==> flow/design.v <==
module module_alu (
    input [15:0] register_A,
    input [15:0] register_B,
	 input sendButton,
    input [2:0] opcode,
    output reg [15:0] result
);
    reg signed [15:0] operand_A;
    reg signed [15:0] operand_B;
    reg signed [31:0] result_c2;   
    parameter LOAD = 0, ADD = 1, ADDI = 2, SUB = 3, SUBI = 4, MUL = 5, CLEAR = 6, DISPLAY = 7;
    always @(*) begin
        result = 16'd0;
        operand_A = 16'd0;
        operand_B = 16'd0;
        result_c2 = 32'd0;
        if (opcode != LOAD && opcode != CLEAR && opcode != DISPLAY) begin
            operand_A = $signed(register_A);
            operand_B = $signed(register_B);
            case (opcode)
					 3'b001: result_c2 = operand_A + operand_B;   
					 3'b010: result_c2 = operand_A + operand_B;   
					 3'b011: result_c2 = operand_A - operand_B;   
					 3'b100: result_c2 = operand_A - operand_B;   
					 3'b101: result_c2 = operand_A * operand_B;   
					 default: result_c2 = result_c2;
				endcase
            if (result_c2 > 32767) begin
                result = 16'h7FFF;
            end else if (result_c2 < -32768) begin
                result = 16'h8000;
            end else begin
                result = result_c2[15:0];   
            end
        end
    end
endmodule
module memory (
    input wire clk,                 
    input wire reset,               
    input wire [3:0] read_reg1,     
    input wire [3:0] read_reg2,     
    input wire [3:0] write_reg,     
    input wire [15:0] write_data,   
    input wire reg_write_en,        
    output [15:0] read_data1,   
    output [15:0] read_data2    
);
    reg [15:0] registers [0:15];
    integer i;
	 assign read_data1 = registers[read_reg1];
	 assign read_data2 = registers[read_reg2];
    always @(posedge clk) begin
        if (reset) begin
            for (i = 0; i < 16; i = i + 1) begin
                registers[i] <= 16'b0;
            end
        end else if (reg_write_en) begin
            registers[write_reg] <= write_data;
        end
    end
endmodule
module lcd (
    input clk_50MHz,
    input reset_n,            
    input system_on,
    input display_enable,
    input [2:0] opcode_last,
    input [3:0] reg_number,
    input [15:0] reg_value,
    output reg [7:0] LCD_DATA,
    output reg LCD_RS,
    output reg LCD_EN,
    output LCD_RW,
    output wire LCD_ON
);
    assign LCD_RW = 1'b0;  
    assign LCD_ON = 1'b1;  
    localparam DELAY_15MS  = 750_000;     
    localparam DELAY_4_1MS = 205_000;     
    localparam DELAY_100US = 5_000;       
    localparam DELAY_40US  = 2_000;       
    localparam DELAY_2MS   = 100_000;     
    localparam [5:0]
        OFF = 0,
        POWER_ON = 1,
        WAIT_15MS = 2,
        FUNC_SET1 = 3,
        PULSE_EN = 4,
        WAIT_4_1MS = 5,
        FUNC_SET2 = 6,
        WAIT_100US1 = 7,
        FUNC_SET3 = 8,
        WAIT_100US2 = 9,
        FUNC_SET_FINAL = 10,
        WAIT_100US3 = 11,
        DISP_OFF = 12,
        WAIT_100US4 = 13,
        DISP_CLEAR = 14,
        WAIT_2MS = 15,
        ENTRY_MODE = 16,
        WAIT_100US5 = 17,
        DISP_ON = 18,
        IDLE = 20,
        SET_ADDR1 = 21,
        WAIT_ADDR1 = 22,
        WRITE_CHAR1 = 23,
        CHECK_LOOP1 = 24,
        SET_ADDR2 = 25,
        WAIT_ADDR2 = 26,
        WRITE_CHAR2 = 27,
        CHECK_LOOP2 = 28,
        CLEAR_SCREEN = 29;
    reg [5:0] state;
    reg [5:0] next_state_after_pulse;
    reg [19:0] delay_cnt;
    reg [4:0] char_index;
    reg [7:0] line1 [0:15];
    reg [7:0] line2 [0:15];
    reg write_pending;
    reg clear_pending;
    reg init_mode;
    reg lcd_ready;  
    wire signed [15:0] signed_value = reg_value;
    reg [15:0] abs_value;
    reg negative;
    reg [19:0] bcd;
    integer i, j;
    always @(*) begin
        negative = (signed_value < 0);
        if (signed_value == 16'sh8000)
            abs_value = 32768;
        else
            abs_value = negative ? -signed_value : signed_value;
        bcd = 0;
        for (i = 15; i >= 0; i = i - 1) begin
            if (bcd[3:0] >= 5) bcd[3:0] = bcd[3:0] + 3;
            if (bcd[7:4] >= 5) bcd[7:4] = bcd[7:4] + 3;
            if (bcd[11:8] >= 5) bcd[11:8] = bcd[11:8] + 3;
            if (bcd[15:12] >= 5) bcd[15:12] = bcd[15:12] + 3;
            if (bcd[19:16] >= 5) bcd[19:16] = bcd[19:16] + 3;
            bcd = {bcd[18:0], abs_value[i]};
        end
    end
    always @(posedge clk_50MHz) begin
        if (!reset_n) begin
            state <= OFF;
            LCD_EN <= 0;
            LCD_RS <= 0;
            LCD_DATA <= 0;
            write_pending <= 0;
            clear_pending <= 0;
            init_mode <= 0;
            lcd_ready <= 0;
            delay_cnt <= 0;
            char_index <= 0;
            for (j = 0; j < 16; j = j + 1) begin
                line1[j] <= " ";
                line2[j] <= " ";
            end
        end else begin
            if (!system_on) begin
                state <= OFF;
                LCD_EN <= 0;
                LCD_RS <= 0;
                LCD_DATA <= 0;
                lcd_ready <= 0;
                for (j = 0; j < 16; j = j + 1) begin
                    line1[j] <= " ";
                    line2[j] <= " ";
                end
            end else begin
                case (state)
                    OFF: begin
                        LCD_DATA <= 8'h00;
                        LCD_EN <= 0;
                        LCD_RS <= 0;
                        lcd_ready <= 0;
                        state <= POWER_ON;
                    end
                    POWER_ON: begin
                        init_mode <= 1;
                        delay_cnt <= 0;
                        state <= WAIT_15MS;
                    end
                    WAIT_15MS: begin
                        delay_cnt <= delay_cnt + 1;
                        if (delay_cnt >= DELAY_15MS) begin
                            delay_cnt <= 0;
                            state <= FUNC_SET1;
                        end
                    end
                    FUNC_SET1: begin
                        LCD_RS <= 0;
                        LCD_DATA <= 8'h30;
                        next_state_after_pulse <= WAIT_4_1MS;
                        state <= PULSE_EN;
                    end
                    WAIT_4_1MS: begin
                        delay_cnt <= delay_cnt + 1;
                        if (delay_cnt >= DELAY_4_1MS) begin
                            delay_cnt <= 0;
                            state <= FUNC_SET2;
                        end
                    end
                    FUNC_SET2: begin
                        LCD_RS <= 0;
                        LCD_DATA <= 8'h30;
                        next_state_after_pulse <= WAIT_100US1;
                        state <= PULSE_EN;
                    end
                    WAIT_100US1: begin
                        delay_cnt <= delay_cnt + 1;
                        if (delay_cnt >= DELAY_100US) begin
                            delay_cnt <= 0;
                            state <= FUNC_SET3;
                        end
                    end
                    FUNC_SET3: begin
                        LCD_RS <= 0;
                        LCD_DATA <= 8'h30;
                        next_state_after_pulse <= WAIT_100US2;
                        state <= PULSE_EN;
                    end
                    WAIT_100US2: begin
                        delay_cnt <= delay_cnt + 1;
                        if (delay_cnt >= DELAY_100US) begin
                            delay_cnt <= 0;
                            state <= FUNC_SET_FINAL;
                        end
                    end
                    FUNC_SET_FINAL: begin
                        LCD_RS <= 0;
                        LCD_DATA <= 8'h38;  
                        next_state_after_pulse <= WAIT_100US3;
                        state <= PULSE_EN;
                    end
                    WAIT_100US3: begin
                        delay_cnt <= delay_cnt + 1;
                        if (delay_cnt >= DELAY_100US) begin
                            delay_cnt <= 0;
                            state <= DISP_OFF;
                        end
                    end
                    DISP_OFF: begin
                        LCD_RS <= 0;
                        LCD_DATA <= 8'h08;
                        next_state_after_pulse <= WAIT_100US4;
                        state <= PULSE_EN;
                    end
                    WAIT_100US4: begin
                        delay_cnt <= delay_cnt + 1;
                        if (delay_cnt >= DELAY_100US) begin
                            delay_cnt <= 0;
                            state <= DISP_CLEAR;
                        end
                    end
                    DISP_CLEAR: begin
                        LCD_RS <= 0;
                        LCD_DATA <= 8'h01;  
                        next_state_after_pulse <= WAIT_2MS;
                        state <= PULSE_EN;
                    end
                    WAIT_2MS: begin
                        delay_cnt <= delay_cnt + 1;
                        if (delay_cnt >= DELAY_2MS) begin
                            delay_cnt <= 0;
                            if (init_mode)
                                state <= ENTRY_MODE;
                            else begin
                                state <= IDLE;
                                clear_pending <= 0;
                            end
                        end
                    end
                    ENTRY_MODE: begin
                        LCD_RS <= 0;
                        LCD_DATA <= 8'h06;  
                        next_state_after_pulse <= WAIT_100US5;
                        state <= PULSE_EN;
                    end
                    WAIT_100US5: begin
                        delay_cnt <= delay_cnt + 1;
                        if (delay_cnt >= DELAY_100US) begin
                            delay_cnt <= 0;
                            state <= DISP_ON;
                        end
                    end
                    DISP_ON: begin
                        LCD_RS <= 0;
                        LCD_DATA <= 8'h0C;  
                        next_state_after_pulse <= IDLE;
                        state <= PULSE_EN;
                    end
                    IDLE: begin
                        init_mode <= 0;
                        lcd_ready <= 1;   
                        LCD_EN <= 0;
                        if (display_enable && lcd_ready) begin
                            for (j = 0; j < 16; j = j + 1) begin
                                line1[j] <= " ";
                                line2[j] <= " ";
                            end
                            case (opcode_last)
                                3'b000: begin 
                                    line1[0] <= "L"; line1[1] <= "O"; line1[2] <= "A"; line1[3] <= "D"; 
                                end
                                3'b001: begin 
                                    line1[0] <= "A"; line1[1] <= "D"; line1[2] <= "D"; 
                                end
                                3'b010: begin 
                                    line1[0] <= "A"; line1[1] <= "D"; line1[2] <= "D"; line1[3] <= "I"; 
                                end
                                3'b011: begin 
                                    line1[0] <= "S"; line1[1] <= "U"; line1[2] <= "B"; 
                                end
                                3'b100: begin 
                                    line1[0] <= "S"; line1[1] <= "U"; line1[2] <= "B"; line1[3] <= "I"; 
                                end
                                3'b101: begin 
                                    line1[0] <= "M"; line1[1] <= "U"; line1[2] <= "L"; 
                                end
                                3'b110: begin
                                    line1[0] <= "C"; line1[1] <= "L"; line1[2] <= "E";
                                    line1[3] <= "A"; line1[4] <= "R";
                                end
                                3'b111: begin 
                                    line1[0] <= "D"; line1[1] <= "P"; line1[2] <= "L"; 
                                end
                                default: begin 
                                end
                            endcase
                            if (opcode_last == 3'b110) begin
                                clear_pending <= 0;
                            end else begin
                                line2[0] <= "[";
										  line2[1] <= 8'h30 + reg_number[3];
                                line2[2] <= 8'h30 + reg_number[2];
                                line2[3] <= 8'h30 + reg_number[1];
                                line2[4] <= 8'h30 + reg_number[0];
                                line2[5] <= "]";
                                line2[10] <= negative ? "-" : "+";
                                line2[11] <= (bcd[19:16] == 0) ? " " : 8'h30 + bcd[19:16];
                                line2[12] <= (bcd[15:12] == 0 && bcd[19:16] == 0) ? " " : 8'h30 + bcd[15:12];
                                line2[13] <= 8'h30 + bcd[11:8];
                                line2[14] <= 8'h30 + bcd[7:4];
                                line2[15] <= 8'h30 + bcd[3:0];
                                clear_pending <= 0;
                            end
                            write_pending <= 1;
                            lcd_ready <= 0;   
                            state <= IDLE;    
                        end else if (write_pending) begin
                            if (clear_pending) begin
                                state <= CLEAR_SCREEN;
                                write_pending <= 0;
                            end else begin
                                char_index <= 0;
                                state <= SET_ADDR1;
                            end
                        end
                    end
                    SET_ADDR1: begin
                        LCD_RS <= 0;
                        LCD_DATA <= 8'h80;   
                        next_state_after_pulse <= WAIT_ADDR1;
                        state <= PULSE_EN;
                    end
                    WAIT_ADDR1: begin
                        delay_cnt <= delay_cnt + 1;
                        if (delay_cnt >= DELAY_40US) begin
                            delay_cnt <= 0;
                            state <= WRITE_CHAR1;
                        end
                    end
                    WRITE_CHAR1: begin
                        LCD_RS <= 1;
                        LCD_DATA <= line1[char_index];
                        next_state_after_pulse <= CHECK_LOOP1;
                        state <= PULSE_EN;
                    end
                    CHECK_LOOP1: begin
                        delay_cnt <= delay_cnt + 1;
                        if (delay_cnt >= DELAY_40US) begin
                            delay_cnt <= 0;
                            if (char_index == 15) begin
                                char_index <= 0;
                                state <= SET_ADDR2;
                            end else begin
                                char_index <= char_index + 1;
                                state <= WRITE_CHAR1;
                            end
                        end
                    end
                    SET_ADDR2: begin
                        LCD_RS <= 0;
                        LCD_DATA <= 8'hC0;  
                        next_state_after_pulse <= WAIT_ADDR2;
                        state <= PULSE_EN;
                    end
                    WAIT_ADDR2: begin
                        delay_cnt <= delay_cnt + 1;
                        if (delay_cnt >= DELAY_40US) begin
                            delay_cnt <= 0;
                            state <= WRITE_CHAR2;
                        end
                    end
                    WRITE_CHAR2: begin
                        LCD_RS <= 1;
                        LCD_DATA <= line2[char_index];
                        next_state_after_pulse <= CHECK_LOOP2;
                        state <= PULSE_EN;
                    end
                    CHECK_LOOP2: begin
                        delay_cnt <= delay_cnt + 1;
                        if (delay_cnt >= DELAY_40US) begin
                            delay_cnt <= 0;
                            if (char_index == 15) begin
                                char_index <= 0;
                                write_pending <= 0;
                                state <= IDLE;
                            end else begin
                                char_index <= char_index + 1;
                                state <= WRITE_CHAR2;
                            end
                        end
                    end
                    CLEAR_SCREEN: begin
                        LCD_RS <= 0;
                        LCD_DATA <= 8'h01;
                        next_state_after_pulse <= WAIT_2MS;
                        state <= PULSE_EN;
                    end
                    PULSE_EN: begin
                        if (delay_cnt == 0) begin
                            LCD_EN <= 1;
                        end
                        delay_cnt <= delay_cnt + 1;
                        if (delay_cnt >= DELAY_40US) begin
                            LCD_EN <= 0;
                            delay_cnt <= 0;
                            state <= next_state_after_pulse;
                        end
                    end
                    default: begin
                        state <= OFF;
                    end
                endcase
            end
        end
    end
endmodule
module module_mini_cpu(
    input clk,               
    input rst,               
    input power,             
    input send,              
    input [17:0] switches,   
    output wire [7:0] data,  
    output wire rs,          
    output wire rw,          
    output wire en,          
    output wire lcd_on,      
    output wire lcd_blon     
);
    localparam OFF        = 3'd0;
    localparam IDLE       = 3'd1;
    localparam FETCH      = 3'd2;
    localparam DECODE     = 3'd3;
    localparam EXECUTE    = 3'd4;
    localparam UPDATE_LCD = 3'd5;
    reg [2:0] state;
    reg system_on;
    reg prev_power;
    reg prev_send;
    reg [2:0] opcode;
    reg [3:0] dest_reg;
    reg [3:0] src1_reg;
    reg [3:0] src2_reg;
    reg [15:0] immediate;
    reg use_immediate;
    reg is_load;
    wire [15:0] mem_read_data1;
    wire [15:0] mem_read_data2;
    reg [3:0] mem_read_addr1;
    reg [3:0] mem_read_addr2;
    reg [3:0] mem_write_addr;
    reg [15:0] mem_write_data;
    reg mem_write_en;
    reg mem_reset;
    wire [15:0] alu_result;
    wire [15:0] alu_in_A;
    wire [15:0] alu_in_B;
    assign alu_in_A = mem_read_data1;
    assign alu_in_B = (use_immediate) ? immediate : mem_read_data2;
    reg lcd_update_en;
    wire [15:0] lcd_reg_value;
    memory mem_inst (
        .clk(clk),
        .reset(mem_reset),
        .read_reg1(mem_read_addr1),
        .read_reg2(mem_read_addr2),
        .write_reg(mem_write_addr),
        .write_data(mem_write_data),
        .reg_write_en(mem_write_en),
        .read_data1(mem_read_data1),
        .read_data2(mem_read_data2)
    );
    module_alu alu_inst (
        .register_A(alu_in_A),
        .register_B(alu_in_B),
		  .sendButton(send),
        .opcode(opcode),
        .result(alu_result)
    );
    lcd lcd_inst (
        .clk_50MHz(clk),
        .reset_n(system_on & ~rst),     
        .system_on(system_on),
        .display_enable(lcd_update_en),
        .opcode_last(opcode),
        .reg_number(src1_reg),  
        .reg_value(lcd_reg_value),
        .LCD_DATA(data),
        .LCD_RS(rs),
        .LCD_EN(en),
        .LCD_RW(rw),
        .LCD_ON(lcd_on) 
    );
    assign lcd_reg_value = (opcode == 3'b111) ? mem_read_data1 : mem_write_data;
    assign lcd_blon = 1'b0;
    always @(posedge clk) begin
      if (rst) begin
        state <= OFF;
        system_on <= 0;
        prev_power <= 1;
        prev_send <= 1;
        mem_read_addr1 <= 0;
        mem_read_addr2 <= 0;
        mem_write_addr <= 0;
        mem_write_data <= 0;
        mem_write_en <= 0;
        mem_reset <= 0;
        lcd_update_en <= 0;
      end else begin
        prev_power <= power;
        prev_send <= send;
        if (power && !prev_power) begin
            system_on <= ~system_on;
            if (system_on) begin
                state <= OFF;
                mem_reset <= 1;
            end else begin      
                state <= IDLE;
                mem_reset <= 1;  
            end
        end
        if (system_on) begin
            if (mem_reset) begin
                mem_reset <= 0;
            end
            case (state)
                OFF: begin
                    mem_write_en <= 0;
                    lcd_update_en <= 0;
                end
                IDLE: begin
                    mem_write_en <= 0;
                    lcd_update_en <= 0;
                    if (send && !prev_send) begin
                        state <= FETCH;
                    end
                end
                FETCH: begin
                    state <= DECODE;
                end
                DECODE: begin
                    if (switches[17:15] == 3'b010 || switches[17:15] == 3'b100 || switches[17:15] == 3'b101) begin 
                        opcode <= switches[17:15];
                        dest_reg <= switches[14:11];
                        src1_reg <= switches[10:7];
                        immediate <= switches[6] ? -{10'd0, switches[5:0]} : {10'd0, switches[5:0]};
                        use_immediate <= 1;
                        is_load <= 0;
                        mem_read_addr1 <= switches[10:7];
                        mem_read_addr2 <= 4'b0;  
                    end
                    else if (switches[17:15] == 3'b001 || switches[17:15] == 3'b011) begin 
                        opcode <= switches[17:15];
                        dest_reg <= switches[14:11];
                        src1_reg <= switches[10:7];
                        src2_reg <= switches[6:3];
                        use_immediate <= 0;
                        is_load <= 0;
                        mem_read_addr1 <= switches[10:7];
                        mem_read_addr2 <= switches[6:3];
                    end
                    else if (switches[17:15] == 3'b000) begin 
                        opcode <= 3'b000;
                        dest_reg <= switches[14:11];
                        immediate <= switches[10] ? -{10'd0, switches[9:4]} : {10'd0, switches[9:4]};
                        use_immediate <= 1;
                        is_load <= 1;
                    end
                    else begin 
                        if (switches[17:15] == 3'b111) begin  
                            opcode <= 3'b111;
                            src1_reg <= switches[14:11];  
                            mem_read_addr1 <= switches[14:11];  
                            use_immediate <= 0;
                            is_load <= 0;
                        end else begin  
                            opcode <= 3'b110;
                            mem_reset <= 1;
                            use_immediate <= 0;
                            is_load <= 0;
                        end
                    end
                    state <= EXECUTE;
                end
                EXECUTE: begin
                    if (opcode == 3'b110) begin
                        mem_reset <= 0;
                    end
                    if (opcode != 3'b111 && opcode != 3'b110) begin
                        mem_write_en <= 1;
                        mem_write_addr <= dest_reg;
                        if (is_load) mem_write_data <= immediate;
                        else mem_write_data <= alu_result;
                    end
                    state <= UPDATE_LCD;
                end
                UPDATE_LCD: begin
                    mem_write_en <= 0;
                    if (opcode != 3'b111) src1_reg <= dest_reg;
                    lcd_update_en <= 1;
                    state <= IDLE;
                end
                default: state <= IDLE;
            endcase
        end
      end
    end
endmodule
# Reports on module_mini_cpu
# Tool output for the design above before and after an edit, in the order of the flow.
# "before" refers to lines of the RTL above, "after" to lines of the edited file.
# "change" is "after" less "before", of the values as shown; "rel_change_pct" is that difference over "before", in percent.
# Operators: Yosys type, input widths -> output width; for muxes data width and select width s.
# Library cell names are shortened.
# A cell with n/a has no value.
# inputs
design	module_mini_cpu
clk_port	clk
cell_library	sky130hd
pvt_corner	tt_025C_1v80

# Edit of the RTL
# The edit as a unified diff against the file above.
# The edit is scripted, without regard to the design's behaviour, which it may alter; it was not made to optimise anything.
# begin of diff
@@ -507,4 +507,5 @@
         .read_data2(mem_read_data2)
     );
+    wire [15:0] alu_result_0, alu_result_1;
     module_alu alu_inst (
         .register_A(alu_in_A),
@@ -512,6 +513,9 @@
 		  .sendButton(send),
         .opcode(opcode),
-        .result(alu_result)
+        .result(alu_result_0)
     );
+    module_alu alu_inst_twin (.register_A(alu_in_A), .register_B(alu_in_B), .sendButton(~send),
+        .opcode(opcode), .result(alu_result_1));
+    assign alu_result = alu_result_0 ^ alu_result_1;
     lcd lcd_inst (
         .clk_50MHz(clk),
# end of diff

# Word-level counts
# Counts by Yosys on the flattened word-level netlist (proc, flatten, opt, wreduce). Print and check cells are left out.
# Yosys's memory passes give these memory sizes; they may raise the number of words (mostly to a power of two), join words into wider ones and drop unused or constant bits.
# bits
element	before	after	change	rel_change_pct
register_bits	253	253	0	0.00
ram_bits	256	256	0	0.00
mem_count	1	1	0	0.00
out_inout_bits	13	13	0	0.00
# classes
element	before	after	change	rel_change_pct
n_addsub	81	81	0	0.00
multipliers	1	1	0	0.00
cmp	73	73	0	0.00
equal	93	93	0	0.00
n_mux	198	198	0	0.00
n_logic	3	4	1	33.33
n_reduce_logical	75	75	0	0.00
# op_table
cell	before	after	change	rel_change_pct
$xor 16x16->16	0	1	1	n/a
$mux 4	73	73	0	0.00
$ge 4x3->1 const B	60	60	0	0.00
$add 4x2->4 const B	50	50	0	0.00
$mux 1	27	27	0	0.00
$mux 3	19	19	0	0.00
$ne 2x1->1 const B	18	18	0	0.00
$mux 16	15	15	0	0.00
$mux 6	15	15	0	0.00
$eq 6x5->1 const B	13	13	0	0.00
$mux 8	12	12	0	0.00
$reduce_bool 2->1	11	11	0	0.00
$add 3x2->3 const B	10	10	0	0.00
$eq 3x3->1 const B	9	9	0	0.00
$pmux 1 s2	9	9	0	0.00
$reduce_or 2->1	9	9	0	0.00
$eq 4x4->1 const B	8	8	0	0.00
$eq 6x4->1 const B	8	8	0	0.00
$logic_and 1x1->1	7	7	0	0.00
$eq 3x2->1 const B	6	6	0	0.00
$reduce_and 2->1	6	6	0	0.00
$add 1x2->3 const B	5	5	0	0.00
$add 6x4->7 const A	5	5	0	0.00
$ge 1x3->1 const B	5	5	0	0.00
$mux 20	5	5	0	0.00
$mux 5	5	5	0	0.00
$ne 2x2->1 const B	5	5	0	0.00
$reduce_and 3->1	5	5	0	0.00
# Not every row of either side is listed.

# Depth
# Longest topological path by Yosys (ltp), each cell counted once; first at word level (registers and memories cut), then after technology mapping (sequential cells cut; the memories' decode and read muxes count).
# depth
element	before	after	change	rel_change_pct
depth_word	39	39	0	0.00
ABC_AREA	0	0	n/a	n/a
ltp_mapped	86	81	-5	-5.81

# After synthesis
# Source: synth_stat.txt of the flow (Yosys; design flattened, memories mapped). It holds for the ABC_AREA given above (unset counts as 0); a run with the other value may have another netlist.
# types
cell	before	after	change	rel_change_pct
inv_1	375	76	-299	-79.73
fa_1	264	0	-264	-100.00
nand2_1	390	191	-199	-51.03
nor2_1	387	203	-184	-47.55
ha_1	166	56	-110	-66.27
and2_1	290	188	-102	-35.17
mux4_2	123	26	-97	-78.86
edfxtp_1	285	204	-81	-28.42
clkbuf_1	172	108	-64	-37.21
o21ai_0	146	95	-51	-34.93
a21oi_1	213	168	-45	-21.13
xnor2_1	58	28	-30	-51.72
mux2_2	53	28	-25	-47.17
a31oi_1	37	16	-21	-56.76
mux2i_1	87	71	-16	-18.39
a21o_1	28	12	-16	-57.14
a221oi_1	26	10	-16	-61.54
a22oi_1	21	37	16	76.19
# Not every row of either side is listed.
# mapped
element	before	after	change	rel_change_pct
cells	4093	2321	-1772	-43.29
area_mm2	0.0388247	0.0214894	-0.0173353	-44.65
sequential_area_mm2	0.011441	0.0087484	-0.0026926	-23.53
ffs	429	335	-94	-21.91
# The figures by module come from a second, unflattened synthesis with its own total; it is not the netlist above.
# hier_totals
element	before	after	change	rel_change_pct
cells_unflattened	4225	5651	1426	33.75
hier_area_mm2	0.0402649	0.052419	0.0121541	30.19
# Each row is one instance without its submodules.
# by_module_before
module	n_inst	n_cells	area_mm2	mod_seq_area_mm2
memory	1	859	0.0134141	0.0076874
module_alu	1	1501	0.0124394	0
lcd	1	1525	0.0110043	0.002072
module_mini_cpu	1	340	0.003407	0.0015215
# by_module_after
module	n_inst	n_cells	area_mm2	mod_seq_area_mm2
module_alu	2	1442	0.0122768	0
memory	1	859	0.0134141	0.0076874
lcd	1	1525	0.0110043	0.002072
module_mini_cpu	1	383	0.0034471	0.0015215

# Timing after synthesis
# Path of least setup slack by OpenSTA after synthesis, without wires, with an ideal clock, recovery checks aside; 20% of the period is set as input and as output delay. Where synthesis merged equal registers, the netlist keeps one of their names.
# synth_path
element	before	after	change	rel_change_pct
path_kind	reg-to-reg	reg-to-reg	n/a	n/a
from	reg (no name shown)	reg (no name shown)	n/a	n/a
to	reg lcd_inst.line2[15][2]	reg lcd_inst.line2[13][0]	n/a	n/a
tclk_ps	20000	20000	0	0.00
setup_ps	117	96	-21	n/a
launch_ps	0	0	0	n/a
t_arrival_ps	14908	13152	-1756	-11.78
required_ps	19883	19904	21	0.11
setup_slack_ps	4975	6752	1777	n/a
delay_ps	15025	13248	-1777	-11.83
path_stages	83	73	-10	-12.05
path_buffers	4	4	0	0.00
period_less_setup_slack_ps	15025	13248	-1777	-11.83
# "delay_ps" = arrival - input delay + setup time.
# "path_stages": output pins that drive a net of the path, with the launching flip-flop's if there is one; two outputs of one cell count as two.
# "period_less_setup_slack_ps" is the clock period less the worst setup slack; recovery checks do not enter. This is arithmetic on one report: input and output delays are still those of the set period (20% each).
# At most two assigning lines are given for a register; there are more.
# synth_between_before
path_cell_list	dfxtp_1 buf_2 buf_2 buf_1 mux4_2 mux2_2 o21ai_1 nor2_1 a21oi_1 ha_1 inv_1 a311oi_1 nor4b_2 a22oi_1 a211oi_4 ha_1 inv_1 ha_1 [... 47 more ...] nor3_1 a211o_1 a2bb2oi_1 clkbuf_1 nand2b_1 a21oi_1 xnor2_1 ha_1 nand2b_1 nand2_1 a21oi_1 nor3_1 xnor2_1 ha_1 nand2b_1 a21boi_0 mux2i_1 a22o_1
# synth_lines_before
element	line_no	text
end: assignment	159	line2[j] <= " ";
end: assignment	170	line2[j] <= " ";
end: declaration	119	reg [7:0] line2 [0:15];
# before: No chain of elaborated cells between the ends is given.
# synth_between_after
path_cell_list	dfxtp_1 buf_2 buf_1 mux4_2 mux4_2 mux2i_1 ha_1 nor3b_1 a31oi_1 o21ai_1 nor4b_2 nand2_1 inv_2 nor2_1 inv_1 ha_1 inv_1 ha_1 [... 37 more ...] o2111a_1 nor2_1 ha_1 o31ai_1 a2bb2oi_1 inv_1 ha_1 o21ai_0 a21oi_1 inv_1 ha_1 o21a_1 o31ai_2 ha_1 nor2b_1 nand2b_1 mux2_1 o41ai_2
# synth_lines_after
element	line_no	text
end: assignment	159	line2[j] <= " ";
end: assignment	170	line2[j] <= " ";
end: declaration	119	reg [7:0] line2 [0:15];
# after: No chain of elaborated cells between the ends is given.

# Worst path after layout
# Path of least setup slack in the final report of the runs of set A (OpenROAD, finished layout, wires in). Where an end is a register, its clock arrival counts in the times.
# The path's times are printed in steps of 10 ps; the period is the one set.
# layout_path
element	before	after	change	rel_change_pct
path_kind	reg-to-reg	reg-to-reg	n/a	n/a
from	reg (no name shown)	reg (no name shown)	n/a	n/a
to	reg lcd_inst.line2[13][2]	reg lcd_inst.line2[14][2]	n/a	n/a
tclk_ps	18200	18200	0	0.00
setup_ps	110	100	-10	n/a
launch_ps	630	510	-120	-19.05
t_arrival_ps	17190	15850	-1340	-7.80
required_ps	18690	18620	-70	-0.37
setup_slack_ps	1510	2770	1260	n/a
path_stages	64	71	7	10.94
path_buffers	1	1	0	0.00
# At most two assigning lines are given for a register; there are more.
# layout_between_before
path_cell_list	dfxtp_2 buf_4 mux4_2 mux2_2 a22oi_1 o21ai_0 nor4_2 a22oi_1 a211oi_4 ha_1 inv_1 ha_1 a21oi_2 xnor2_1 ha_1 inv_1 a211oi_1 a2111oi_0 [... 28 more ...] nand2_1 ha_1 maj3_1 a2111o_1 a22oi_2 mux2i_1 nor2_1 a221oi_4 ha_1 maj3_1 a221oi_1 a21oi_1 inv_1 ha_1 or3_1 a21oi_2 nor2_1 a211o_1
# layout_lines_before
element	line_no	text
end: assignment	159	line2[j] <= " ";
end: assignment	170	line2[j] <= " ";
end: declaration	119	reg [7:0] line2 [0:15];
# before: No chain of elaborated cells between the ends is given.
# layout_between_after
path_cell_list	dfxtp_4 buf_4 mux4_2 nor2b_1 a211oi_1 a211oi_1 a21oi_1 ha_1 nand2b_1 o311a_1 nor3_1 nand2_1 inv_2 nor2_1 inv_1 ha_1 inv_1 ha_1 [... 35 more ...] o2111a_1 nor2_1 ha_1 o31ai_1 a2bb2oi_1 inv_1 ha_1 o21ai_0 a21oi_1 inv_1 ha_1 o21a_1 o31ai_2 ha_1 nor2b_1 o21ai_1 mux2i_1 a22o_1
# layout_lines_after
element	line_no	text
end: assignment	159	line2[j] <= " ";
end: assignment	170	line2[j] <= " ";
end: declaration	119	reg [7:0] line2 [0:15];
# after: No chain of elaborated cells between the ends is given.

# Flow runs
# Runs of the flow (Yosys, OpenROAD) on both versions; the two runs of a pair have the same settings. The constraints put input and output delay at 20% of the set period each and load the outputs with 0.01 pF.
# settings_set_A
CORE_UTILIZATION	40
PLACE_DENSITY	0.6
period_ns	18.2
CAP_MARGIN	20
CORE_MARGIN	2
SLEW_MARGIN	20
# results_set_A
element	before	after	change	rel_change_pct
ys_area_mm2	0.0388247	0.0214894	-0.0173353	-44.65
design.die.area_mm2	0.0995686	0.0555946	-0.0439740	-44.16
post_route_stdcell_area_mm2	0.0421054	0.02351	-0.0185954	-44.16
utilization_pct	43.7	44.5	0.8	n/a
setup_worst_slack_ps	1509	2771	1262	n/a
setup_tns_ps	0	0	0	n/a
hold_ws_ps	405	452	47	n/a
final_power_uw	3465	2308	-1157	-33.39
clock_period_reached_ps	16691	15429	-1262	-7.56
# settings_set_B
CELL_PAD_IN_SITES_GLOBAL_PLACEMENT	2
CORE_ASPECT_RATIO	0.62
CORE_UTILIZATION	26
GPL_ROUTABILITY_DRIVEN	1
PLACE_DENSITY_LB_ADDON	0.25
SETUP_SLACK_MARGIN	1.4
TNS_END_PERCENT	25
period_ns	10.0
CAP_MARGIN	20
CORE_MARGIN	2
SLEW_MARGIN	20
# results_set_B
element	before	after	change	rel_change_pct
ys_area_mm2	0.0388247	0.0214894	-0.0173353	-44.65
design.die.area_mm2	0.15252	0.085033	-0.067487	-44.25
post_route_stdcell_area_mm2	0.0504008	0.028411	-0.0219898	-43.63
utilization_pct	34.0	34.9	0.9	n/a
setup_worst_slack_ps	-3552	-1447	2105	n/a
setup_tns_ps	-70624	-22333	48291	n/a
hold_ws_ps	445	451	6	n/a
final_power_uw	7740	5222	-2518	-32.53
clock_period_reached_ps	13552	11447	-2105	-15.53
# "clock_period_reached_ps" = clock period - worst setup slack. The figure is calculated, with input and output delays left at 20% of the set period.
# "final_power_uw": no workload was simulated; the value follows from the tool's default switching activity.
